==> flow/design.v <==
`timescale 1ns / 1ps
module gain_core #(
    parameter integer DWIDTH = 16,  
    parameter integer GWIDTH = 16,  
    parameter integer FBITS  = 12   
)(
    input  wire                     clk,
    input  wire                     rst_n,      
    input  wire                     ce,         
    input  wire                     en,         
    input  wire signed [DWIDTH-1:0] data_i,     
    input  wire signed [GWIDTH-1:0] data_gain,  
    output reg  signed [DWIDTH-1:0] data_o      
);
    wire signed [DWIDTH+GWIDTH-1:0] mult_raw;
    wire signed [DWIDTH+GWIDTH-1:0] mult_rounded;
    wire signed [DWIDTH+GWIDTH-1-FBITS:0] mult_scaled;
    localparam signed [DWIDTH-1:0] MAX_VAL = {1'b0, {(DWIDTH-1){1'b1}}};  
    localparam signed [DWIDTH-1:0] MIN_VAL = {1'b1, {(DWIDTH-1){1'b0}}};  
    assign mult_raw = data_i * data_gain;
    assign mult_rounded = mult_raw + (1 << (FBITS-1));
    assign mult_scaled = mult_rounded >>> FBITS;
    always @(posedge clk) begin
        if (!rst_n) begin
            data_o <= 0;
        end else if (ce) begin
            if (!en) begin
                data_o <= data_i;
            end else begin
                if (mult_scaled > MAX_VAL) begin
                    data_o <= MAX_VAL;
                end else if (mult_scaled < MIN_VAL) begin
                    data_o <= MIN_VAL;
                end else begin
                    data_o <= mult_scaled[DWIDTH-1:0];
                end
            end
        end
    end
endmodule
`timescale 1ns / 1ps
module axis_gain_wrapper #(
    parameter integer C_S_AXI_DATA_WIDTH = 32,
    parameter integer C_S_AXI_ADDR_WIDTH = 4,
    parameter integer AUDIO_WIDTH        = 16,
    parameter integer GAIN_FBITS         = 12
)(
    input  wire aclk,
    input  wire aresetn,
    input  wire [31:0] s_axis_tdata,
    input  wire        s_axis_tlast,
    input  wire        s_axis_tvalid,
    output wire        s_axis_tready,
    output wire [31:0] m_axis_tdata,
    output wire        m_axis_tlast,
    output wire        m_axis_tvalid,
    input  wire        m_axis_tready,
    input  wire [C_S_AXI_ADDR_WIDTH-1:0] s_axi_awaddr,
    input  wire                          s_axi_awvalid,
    output reg                           s_axi_awready,
    input  wire [C_S_AXI_DATA_WIDTH-1:0] s_axi_wdata,
    input  wire [3:0]                    s_axi_wstrb,
    input  wire                          s_axi_wvalid,
    output reg                           s_axi_wready,
    output reg  [1:0]                    s_axi_bresp,
    output reg                           s_axi_bvalid,
    input  wire                          s_axi_bready,
    input  wire [C_S_AXI_ADDR_WIDTH-1:0] s_axi_araddr,
    input  wire                          s_axi_arvalid,
    output reg                           s_axi_arready,
    output reg  [C_S_AXI_DATA_WIDTH-1:0] s_axi_rdata,
    output reg  [1:0]                    s_axi_rresp,
    output reg                           s_axi_rvalid,
    input  wire                          s_axi_rready
);
    reg [31:0] reg_control;
    reg [31:0] reg_gain_l;
    reg [31:0] reg_gain_r;
    wire [1:0] addr_w = s_axi_awaddr[3:2];
    wire [1:0] addr_r = s_axi_araddr[3:2];
    always @(posedge aclk) begin
        if (!aresetn) begin
            s_axi_awready <= 1'b0;
            s_axi_wready  <= 1'b0;
            s_axi_bvalid  <= 1'b0;
            s_axi_bresp   <= 2'b00;
            reg_control <= 32'b0;
            reg_gain_l  <= 32'h0000_1000;  
            reg_gain_r  <= 32'h0000_1000;
        end else begin
            if (!s_axi_awready && s_axi_awvalid && s_axi_wvalid) begin
                s_axi_awready <= 1'b1;
                s_axi_wready  <= 1'b1;
                case (addr_w)
                    2'h0: reg_control <= s_axi_wdata;
                    2'h1: reg_gain_l  <= s_axi_wdata;
                    2'h2: reg_gain_r  <= s_axi_wdata;
                    default: ;
                endcase
            end else begin
                s_axi_awready <= 1'b0;
                s_axi_wready  <= 1'b0;
            end
            if (s_axi_awready && !s_axi_bvalid) begin
                s_axi_bvalid <= 1'b1;
                s_axi_bresp  <= 2'b00;
            end else if (s_axi_bready) begin
                s_axi_bvalid <= 1'b0;
            end
        end
    end
    always @(posedge aclk) begin
        if (!aresetn) begin
            s_axi_arready <= 1'b0;
            s_axi_rvalid  <= 1'b0;
            s_axi_rdata   <= 32'b0;
            s_axi_rresp   <= 2'b00;
        end else begin
            if (!s_axi_arready && s_axi_arvalid) begin
                s_axi_arready <= 1'b1;
                s_axi_rvalid  <= 1'b1;
                case (addr_r)
                    2'h0: s_axi_rdata <= reg_control;
                    2'h1: s_axi_rdata <= reg_gain_l;
                    2'h2: s_axi_rdata <= reg_gain_r;
                    default: s_axi_rdata <= 32'b0;
                endcase
            end else begin
                s_axi_arready <= 1'b0;
                if (s_axi_rvalid && s_axi_rready)
                    s_axi_rvalid <= 1'b0;
            end
        end
    end
    reg valid_d;
    reg last_d;
    wire stream_ready = m_axis_tready || !valid_d;
    assign s_axis_tready = stream_ready;
    assign m_axis_tvalid = valid_d;
    assign m_axis_tlast  = last_d;
    wire core_ce     = stream_ready;
    wire gain_enable = reg_control[0];
    gain_core #(
        .DWIDTH(AUDIO_WIDTH),
        .GWIDTH(16),
        .FBITS (GAIN_FBITS)
    ) u_gain_l (
        .clk       (aclk),
        .rst_n     (aresetn),
        .ce        (core_ce),
        .en        (gain_enable),
        .data_i    (s_axis_tdata[15:0]),
        .data_gain (reg_gain_l[15:0]),
        .data_o    (m_axis_tdata[15:0])
    );
    gain_core #(
        .DWIDTH(AUDIO_WIDTH),
        .GWIDTH(16),
        .FBITS (GAIN_FBITS)
    ) u_gain_r (
        .clk       (aclk),
        .rst_n     (aresetn),
        .ce        (core_ce),
        .en        (gain_enable),
        .data_i    (s_axis_tdata[31:16]),
        .data_gain (reg_gain_r[15:0]),
        .data_o    (m_axis_tdata[31:16])
    );
    always @(posedge aclk) begin
        if (!aresetn) begin
            valid_d <= 1'b0;
            last_d  <= 1'b0;
        end else if (stream_ready) begin
            valid_d <= s_axis_tvalid;
            last_d  <= s_axis_tlast;
        end
    end
endmodule
==> reports on axis_gain_wrapper <==
Reports on axis_gain_wrapper
Module axis_gain_wrapper before and after one edit of its RTL, step after step.
"before" refers to lines of the RTL above, "after" to lines of the edited file.
"diff": "after" minus "before" as printed here.
Operators carry their Yosys type and port widths (W data, S select, Z words).
Cell names lack the library's common part.
{"block": "setup", "top": "axis_gain_wrapper", "clock_port": "aclk", "lib": "sky130hd", "pvt_corner": "tt_025C_1v80"}

The edit
Unified diff, file above to edited file.
This change comes from a script, not from a designer. The edited design behaves differently; no optimisation was intended.
begin of diff
@@ -75,5 +75,5 @@
 );
     reg [31:0] reg_control;
-    reg [31:0] reg_gain_l;
+    reg [23:0] reg_gain_l;
     reg [31:0] reg_gain_r;
     wire [1:0] addr_w = s_axi_awaddr[3:2];
end of diff

Elaborated design
Yosys after proc, flatten, opt, wreduce and memory -nomap, before mapping. Memory bits, and registers merged into a memory's read port (data or address), are not among the register bits. Print and check cells are not counted. Equal cells are merged and count once.
{"block": "bits", "item": "register_bits", "before": 166, "after": 158, "diff": -8}
{"block": "bits", "item": "in_bits", "before": 86, "after": 86, "diff": 0}
{"block": "bits", "item": "out_inout_bits", "before": 76, "after": 76, "diff": 0}
{"block": "bits", "item": "elab_cells", "before": 54, "after": 54, "diff": 0}
{"block": "classes", "item": "n_addsub", "before": 2, "after": 2, "diff": 0}
{"block": "classes", "item": "n_mul", "before": 2, "after": 2, "diff": 0}
{"block": "classes", "item": "cmp", "before": 4, "after": 4, "diff": 0}
{"block": "classes", "item": "n_eq", "before": 4, "after": 4, "diff": 0}
{"block": "classes", "item": "mux", "before": 13, "after": 13, "diff": 0}
{"block": "classes", "item": "reduce_and_logical", "before": 17, "after": 17, "diff": 0}
Unchanged operator kinds not shown: 15.

Logic depth
Yosys ltp: most cells in a row. Word level: on the elaborated netlist, between registers, memories and ports. Mapped: between sequential cells and ports; inverters and the memories' decode and read muxes count.
{"block": "logic_depth", "item": "word_depth", "before": 6, "after": 6, "diff": 0}
{"block": "logic_depth", "item": "ABC_AREA", "before": "0", "after": "0"}
{"block": "logic_depth", "item": "ltp_mapped", "before": 27, "after": 27, "diff": 0}
{"block": "logic_depth", "item": "ltp_nobuf", "before": 23, "after": 23, "diff": 0}

After synthesis
The flow's flattened synthesis, as Yosys stat reports it; memories are mapped. The netlist is that of the ABC_AREA named above (0 if unset); the other value can give another one.
{"block": "types", "cell_type": "a21oi_1", "before": 188, "after": 137, "diff": -51}
{"block": "types", "cell_type": "nor3_1", "before": 5, "after": 30, "diff": 25}
{"block": "types", "cell_type": "nand2_1", "before": 490, "after": 476, "diff": -14}
{"block": "types", "cell_type": "a21o_1", "before": 24, "after": 12, "diff": -12}
{"block": "types", "cell_type": "a211oi_1", "before": 39, "after": 28, "diff": -11}
{"block": "types", "cell_type": "o21a_1", "before": 17, "after": 6, "diff": -11}
{"block": "types", "cell_type": "o22ai_1", "before": 3, "after": 14, "diff": 11}
{"block": "types", "cell_type": "clkbuf_1", "before": 149, "after": 139, "diff": -10}
{"block": "types", "cell_type": "dfxtp_1", "before": 166, "after": 158, "diff": -8}
{"block": "types", "cell_type": "xor2_1", "before": 19, "after": 11, "diff": -8}
{"block": "types", "cell_type": "nand4_1", "before": 14, "after": 6, "diff": -8}
{"block": "types", "cell_type": "a22oi_1", "before": 0, "after": 8, "diff": 8}
{"block": "types", "cell_type": "mux2_2", "before": 0, "after": 8, "diff": 8}
{"block": "types", "cell_type": "o21ai_0", "before": 52, "after": 46, "diff": -6}
{"block": "types", "cell_type": "mux2i_1", "before": 34, "after": 28, "diff": -6}
{"block": "types", "cell_type": "and3_1", "before": 1, "after": 7, "diff": 6}
{"block": "types", "cell_type": "xnor2_1", "before": 43, "after": 47, "diff": 4}
{"block": "types", "cell_type": "a31oi_1", "before": 9, "after": 6, "diff": -3}
Unchanged cell types not shown: 11.
Not every row of either side is listed.
{"block": "synth_totals", "item": "mapped_cells", "before": 3002, "after": 2898, "diff": -104}
{"block": "synth_totals", "item": "yosys_area_um2", "before": 26113.8, "after": 25436.9, "diff": -676.9}
{"block": "synth_totals", "item": "sequential_area_um2", "before": 3323.2, "after": 3163.0, "diff": -160.2}
{"block": "synth_totals", "item": "flip_flops", "before": 166, "after": 158, "diff": -8}
The figures by module come from a second, unflattened synthesis with its own total; it is not the netlist above.
{"block": "hier_totals", "item": "cells_unflattened", "before": 2946, "after": 2893, "diff": -53}
{"block": "hier_totals", "item": "hier_area_um2", "before": 27203.6, "after": 26395.3, "diff": -808.3}
Rows give one instance, submodules left out.
{"block": "modules_before", "module": "gain_core", "n_inst": 2, "cells": 1192, "mod_area_um2": 10734.0}
{"block": "modules_before", "module": "axis_gain_wrapper", "n_inst": 1, "cells": 562, "mod_area_um2": 5735.5}
{"block": "modules_after", "module": "gain_core", "n_inst": 2, "cells": 1183, "mod_area_um2": 10526.3}
{"block": "modules_after", "module": "axis_gain_wrapper", "n_inst": 1, "cells": 527, "mod_area_um2": 5342.6}

Timing after synthesis
OpenSTA on the mapped netlist: ideal clock, no wires. The path of least setup slack (recovery checks aside). Input and output delay are each 20% of the period. Register names are those of the netlist, which keeps one name where synthesis merged equal registers.
{"block": "synth_path", "item": "path_kind", "before": "input to register", "after": "input to register"}
{"block": "synth_path", "item": "startpoint", "before": "in s_axis_tdata[15]", "after": "in s_axis_tdata[31]"}
{"block": "synth_path", "item": "endpoint", "before": "reg u_gain_l.data_o[2]", "after": "reg u_gain_r.data_o[5]"}
{"block": "synth_path", "item": "clock_period_ns", "before": 8.0, "after": 8.0, "diff": 0.0}
{"block": "synth_path", "item": "t_arrival_ns", "before": 7.867, "after": 7.919, "diff": 0.052}
{"block": "synth_path", "item": "required_ns", "before": 7.877, "after": 7.873, "diff": -0.004}
{"block": "synth_path", "item": "slack_ns", "before": 0.011, "after": -0.046, "diff": -0.057}
{"block": "synth_path", "item": "path_delay_ns", "before": 6.390, "after": 6.446, "diff": 0.056}
{"block": "synth_path", "item": "driving_pins", "before": 26, "after": 23, "diff": -3}
{"block": "synth_path", "item": "path_buffers", "before": 3, "after": 3, "diff": 0}
{"block": "synth_path", "item": "period_less_setup_slack_ns", "before": 7.989, "after": 8.046, "diff": 0.057}
"path_delay_ns" = arrival - input delay + setup time.
"driving_pins": output pins that drive a net of the path, with the launching flip-flop's if there is one; two outputs of one cell count as two.
"period_less_setup_slack_ns" is the clock period less the worst setup slack; recovery checks do not enter. This is arithmetic on one report: input and output delays are still those of the set period (20% each).
The rows between start and end are the longest chain of elaborated cells between them; the timing report does not say that the signal goes this way. Where chains are equally long, one stands for them.
A line is the first line of the expression or statement that the cell stems from. Yosys adds cells for indexed reads and writes and turns some case tables into memories.
At most two assigning lines are given for a register; there are more.
{"block": "synth_between_before", "path_cell_list": "clkbuf_1 clkbuf_1 nand2_1 fa_1 inv_1 fa_1 inv_1 fa_1 inv_1 fa_1 inv_1 fa_1 inv_1 fa_1 ha_1 nand4_1 or2_2 nor2_1 o211ai_1 nand2_1 nor2_1 xnor2_1 o31ai_1 buf_2 o21a_1 o21ai_0", "elab_chain_cells": 6, "cone_cells": 7, "cone_classes": "add/sub: 1; mul: 1; compare: 2; mux: 3"}
{"block": "synth_rtl_before", "item": "start, declared", "line": 50, "source": "input  wire [31:0] s_axis_tdata,"}
{"block": "synth_rtl_before", "item": "$mul A16 B16 Y32", "line": 20, "source": "assign mult_raw = data_i * data_gain;"}
{"block": "synth_rtl_before", "item": "$add A32 B13 Y32", "line": 21, "source": "assign mult_rounded = mult_raw + (1 << (FBITS-1));"}
{"block": "synth_rtl_before", "item": "$lt A20 B16 Y1", "line": 32, "source": "end else if (mult_scaled < MIN_VAL) begin"}
{"block": "synth_rtl_before", "item": "$mux W16", "line": 32}
{"block": "synth_rtl_before", "item": "$mux W16", "line": 30, "source": "if (mult_scaled > MAX_VAL) begin"}
{"block": "synth_rtl_before", "item": "$mux W16", "line": 27, "source": "if (!en) begin"}
{"block": "synth_rtl_before", "item": "end, assigned", "line": 28, "source": "data_o <= data_i;"}
{"block": "synth_rtl_before", "item": "end, assigned", "line": 35, "source": "data_o <= mult_scaled[DWIDTH-1:0];"}
{"block": "synth_rtl_before", "item": "end, declared", "line": 13, "source": "output reg  signed [DWIDTH-1:0] data_o"}
{"block": "synth_between_after", "path_cell_list": "clkbuf_1 clkbuf_1 nand2_1 inv_1 fa_1 fa_1 fa_1 fa_1 fa_1 inv_1 fa_1 inv_1 ha_1 and2_1 and3_1 a221o_1 a21oi_1 a21boi_1 mux2i_1 o41a_1 buf_2 o22ai_1 o21ai_1", "elab_chain_cells": 6, "cone_cells": 7, "cone_classes": "add/sub: 1; mul: 1; compare: 2; mux: 3"}
{"block": "synth_rtl_after", "item": "start, declared", "line": 50, "source": "input  wire [31:0] s_axis_tdata,"}
{"block": "synth_rtl_after", "item": "$mul A16 B16 Y32", "line": 20, "source": "assign mult_raw = data_i * data_gain;"}
{"block": "synth_rtl_after", "item": "$add A32 B13 Y32", "line": 21, "source": "assign mult_rounded = mult_raw + (1 << (FBITS-1));"}
{"block": "synth_rtl_after", "item": "$lt A20 B16 Y1", "line": 32, "source": "end else if (mult_scaled < MIN_VAL) begin"}
{"block": "synth_rtl_after", "item": "$mux W16", "line": 32}
{"block": "synth_rtl_after", "item": "$mux W16", "line": 30, "source": "if (mult_scaled > MAX_VAL) begin"}
{"block": "synth_rtl_after", "item": "$mux W16", "line": 27, "source": "if (!en) begin"}
{"block": "synth_rtl_after", "item": "end, assigned", "line": 28, "source": "data_o <= data_i;"}
{"block": "synth_rtl_after", "item": "end, assigned", "line": 35, "source": "data_o <= mult_scaled[DWIDTH-1:0];"}
{"block": "synth_rtl_after", "item": "end, declared", "line": 13, "source": "output reg  signed [DWIDTH-1:0] data_o"}

Worst path after layout
Path of least setup slack in the final report of the runs of pair 1 (OpenROAD, finished layout, wires in). Where an end is a register, its clock arrival counts in the times.
{"block": "layout_path", "item": "path_kind", "before": "input to register", "after": "input to register"}
{"block": "layout_path", "item": "startpoint", "before": "in s_axis_tdata[5]", "after": "in s_axis_tdata[14]"}
{"block": "layout_path", "item": "endpoint", "before": "reg u_gain_l.data_o[1]", "after": "reg u_gain_l.data_o[0]"}
{"block": "layout_path", "item": "clock_period_ns", "before": 7.82, "after": 7.82, "diff": 0.00}
{"block": "layout_path", "item": "t_arrival_ns", "before": 8.05, "after": 8.04, "diff": -0.01}
{"block": "layout_path", "item": "required_ns", "before": 8.20, "after": 8.20, "diff": 0.00}
{"block": "layout_path", "item": "slack_ns", "before": 0.15, "after": 0.17, "diff": 0.02}
{"block": "layout_path", "item": "driving_pins", "before": 25, "after": 24, "diff": -1}
{"block": "layout_path", "item": "path_buffers", "before": 5, "after": 3, "diff": -2}
The rows between start and end are the longest chain of elaborated cells between them; the timing report does not say that the signal goes this way. Where chains are equally long, one stands for them.
At most two assigning lines are given for a register; there are more.
{"block": "layout_between_before", "path_cell_list": "clkdlybuf4s50_1 buf_12 buf_4 buf_4 and2_1 fa_1 fa_1 ha_2 fa_1 inv_1 fa_1 fa_1 inv_1 ha_1 a211o_1 a211oi_2 o31ai_2 a211oi_2 o21ai_1 xnor2_1 nand3_1 o31ai_4 buf_6 o21a_1 o21ai_0", "elab_chain_cells": 6, "cone_cells": 7, "cone_classes": "add/sub: 1; mul: 1; compare: 2; mux: 3"}
{"block": "layout_rtl_before", "item": "start, declared", "line": 50, "source": "input  wire [31:0] s_axis_tdata,"}
{"block": "layout_rtl_before", "item": "$mul A16 B16 Y32", "line": 20, "source": "assign mult_raw = data_i * data_gain;"}
{"block": "layout_rtl_before", "item": "$add A32 B13 Y32", "line": 21, "source": "assign mult_rounded = mult_raw + (1 << (FBITS-1));"}
{"block": "layout_rtl_before", "item": "$lt A20 B16 Y1", "line": 32, "source": "end else if (mult_scaled < MIN_VAL) begin"}
{"block": "layout_rtl_before", "item": "$mux W16", "line": 32}
{"block": "layout_rtl_before", "item": "$mux W16", "line": 30, "source": "if (mult_scaled > MAX_VAL) begin"}
{"block": "layout_rtl_before", "item": "$mux W16", "line": 27, "source": "if (!en) begin"}
{"block": "layout_rtl_before", "item": "end, assigned", "line": 28, "source": "data_o <= data_i;"}
{"block": "layout_rtl_before", "item": "end, assigned", "line": 35, "source": "data_o <= mult_scaled[DWIDTH-1:0];"}
{"block": "layout_rtl_before", "item": "end, declared", "line": 13, "source": "output reg  signed [DWIDTH-1:0] data_o"}
{"block": "layout_between_after", "path_cell_list": "clkdlybuf4s50_1 buf_6 and2_1 fa_1 inv_1 fa_1 fa_1 inv_1 fa_1 fa_1 inv_1 fa_1 inv_1 ha_1 a21o_1 a21oi_1 o31ai_1 o41ai_4 mux2i_1 nand4b_1 o31ai_4 buf_12 a21oi_1 o21ai_1", "elab_chain_cells": 6, "cone_cells": 7, "cone_classes": "add/sub: 1; mul: 1; compare: 2; mux: 3"}
{"block": "layout_rtl_after", "item": "start, declared", "line": 50, "source": "input  wire [31:0] s_axis_tdata,"}
{"block": "layout_rtl_after", "item": "$mul A16 B16 Y32", "line": 20, "source": "assign mult_raw = data_i * data_gain;"}
{"block": "layout_rtl_after", "item": "$add A32 B13 Y32", "line": 21, "source": "assign mult_rounded = mult_raw + (1 << (FBITS-1));"}
{"block": "layout_rtl_after", "item": "$lt A20 B16 Y1", "line": 32, "source": "end else if (mult_scaled < MIN_VAL) begin"}
{"block": "layout_rtl_after", "item": "$mux W16", "line": 32}
{"block": "layout_rtl_after", "item": "$mux W16", "line": 30, "source": "if (mult_scaled > MAX_VAL) begin"}
{"block": "layout_rtl_after", "item": "$mux W16", "line": 27, "source": "if (!en) begin"}
{"block": "layout_rtl_after", "item": "end, assigned", "line": 28, "source": "data_o <= data_i;"}
{"block": "layout_rtl_after", "item": "end, assigned", "line": 35, "source": "data_o <= mult_scaled[DWIDTH-1:0];"}
{"block": "layout_rtl_after", "item": "end, declared", "line": 13, "source": "output reg  signed [DWIDTH-1:0] data_o"}

Measured runs
Runs of the flow (Yosys, OpenROAD) on both versions; the two runs of a pair have the same settings. The constraints put input and output delay at 20% of the set period each and load the outputs with 0.01 pF.
{"block": "flow_settings_pair_1", "period_ns": 7.82, "CAP_MARGIN": 20, "CORE_MARGIN": 2, "CORE_UTILIZATION": 40, "SLEW_MARGIN": 20}
{"block": "results_pair_1", "item": "synthArea_um2", "before": 26113.8, "after": 25436.9, "diff": -676.9}
{"block": "results_pair_1", "item": "dieArea_um2", "before": 67345.4, "after": 65625.6, "diff": -1719.8}
{"block": "results_pair_1", "item": "finalCellArea_um2", "before": 31368.8, "after": 30674.4, "diff": -694.4}
{"block": "results_pair_1", "item": "util_frac", "before": 0.487, "after": 0.487, "diff": 0.000}
{"block": "results_pair_1", "item": "worst_setup_slack_ns", "before": 0.146, "after": 0.169, "diff": 0.023}
{"block": "results_pair_1", "item": "setupTns_ns", "before": 0.000, "after": 0.000, "diff": 0.000}
{"block": "flow_settings_pair_2", "CELL_PAD_IN_SITES_GLOBAL_PLACEMENT": 1, "CORE_ASPECT_RATIO": 1.92, "CORE_UTILIZATION": 46, "CTS_CLUSTER_SIZE": 73, "GPL_ROUTABILITY_DRIVEN": 0, "GPL_TIMING_DRIVEN": 1, "MIN_ROUTING_LAYER": "met2", "PLACE_DENSITY_LB_ADDON": 0.04, "TNS_END_PERCENT": 55, "period_ns": 6.64, "CAP_MARGIN": 20, "CORE_MARGIN": 2, "SLEW_MARGIN": 20}
{"block": "results_pair_2", "item": "synthArea_um2", "before": 26113.8, "after": 25436.9, "diff": -676.9}
{"block": "results_pair_2", "item": "dieArea_um2", "before": 58792.8, "after": 57296.5, "diff": -1496.3}
{"block": "results_pair_2", "item": "finalCellArea_um2", "before": 33843.7, "after": 32321.0, "diff": -1522.7}
{"block": "results_pair_2", "item": "util_frac", "before": 0.599, "after": 0.59, "diff": -0.009}
{"block": "results_pair_2", "item": "worst_setup_slack_ns", "before": -0.690, "after": -0.590, "diff": 0.100}
{"block": "results_pair_2", "item": "setupTns_ns", "before": -17.323, "after": -16.671, "diff": 0.652}
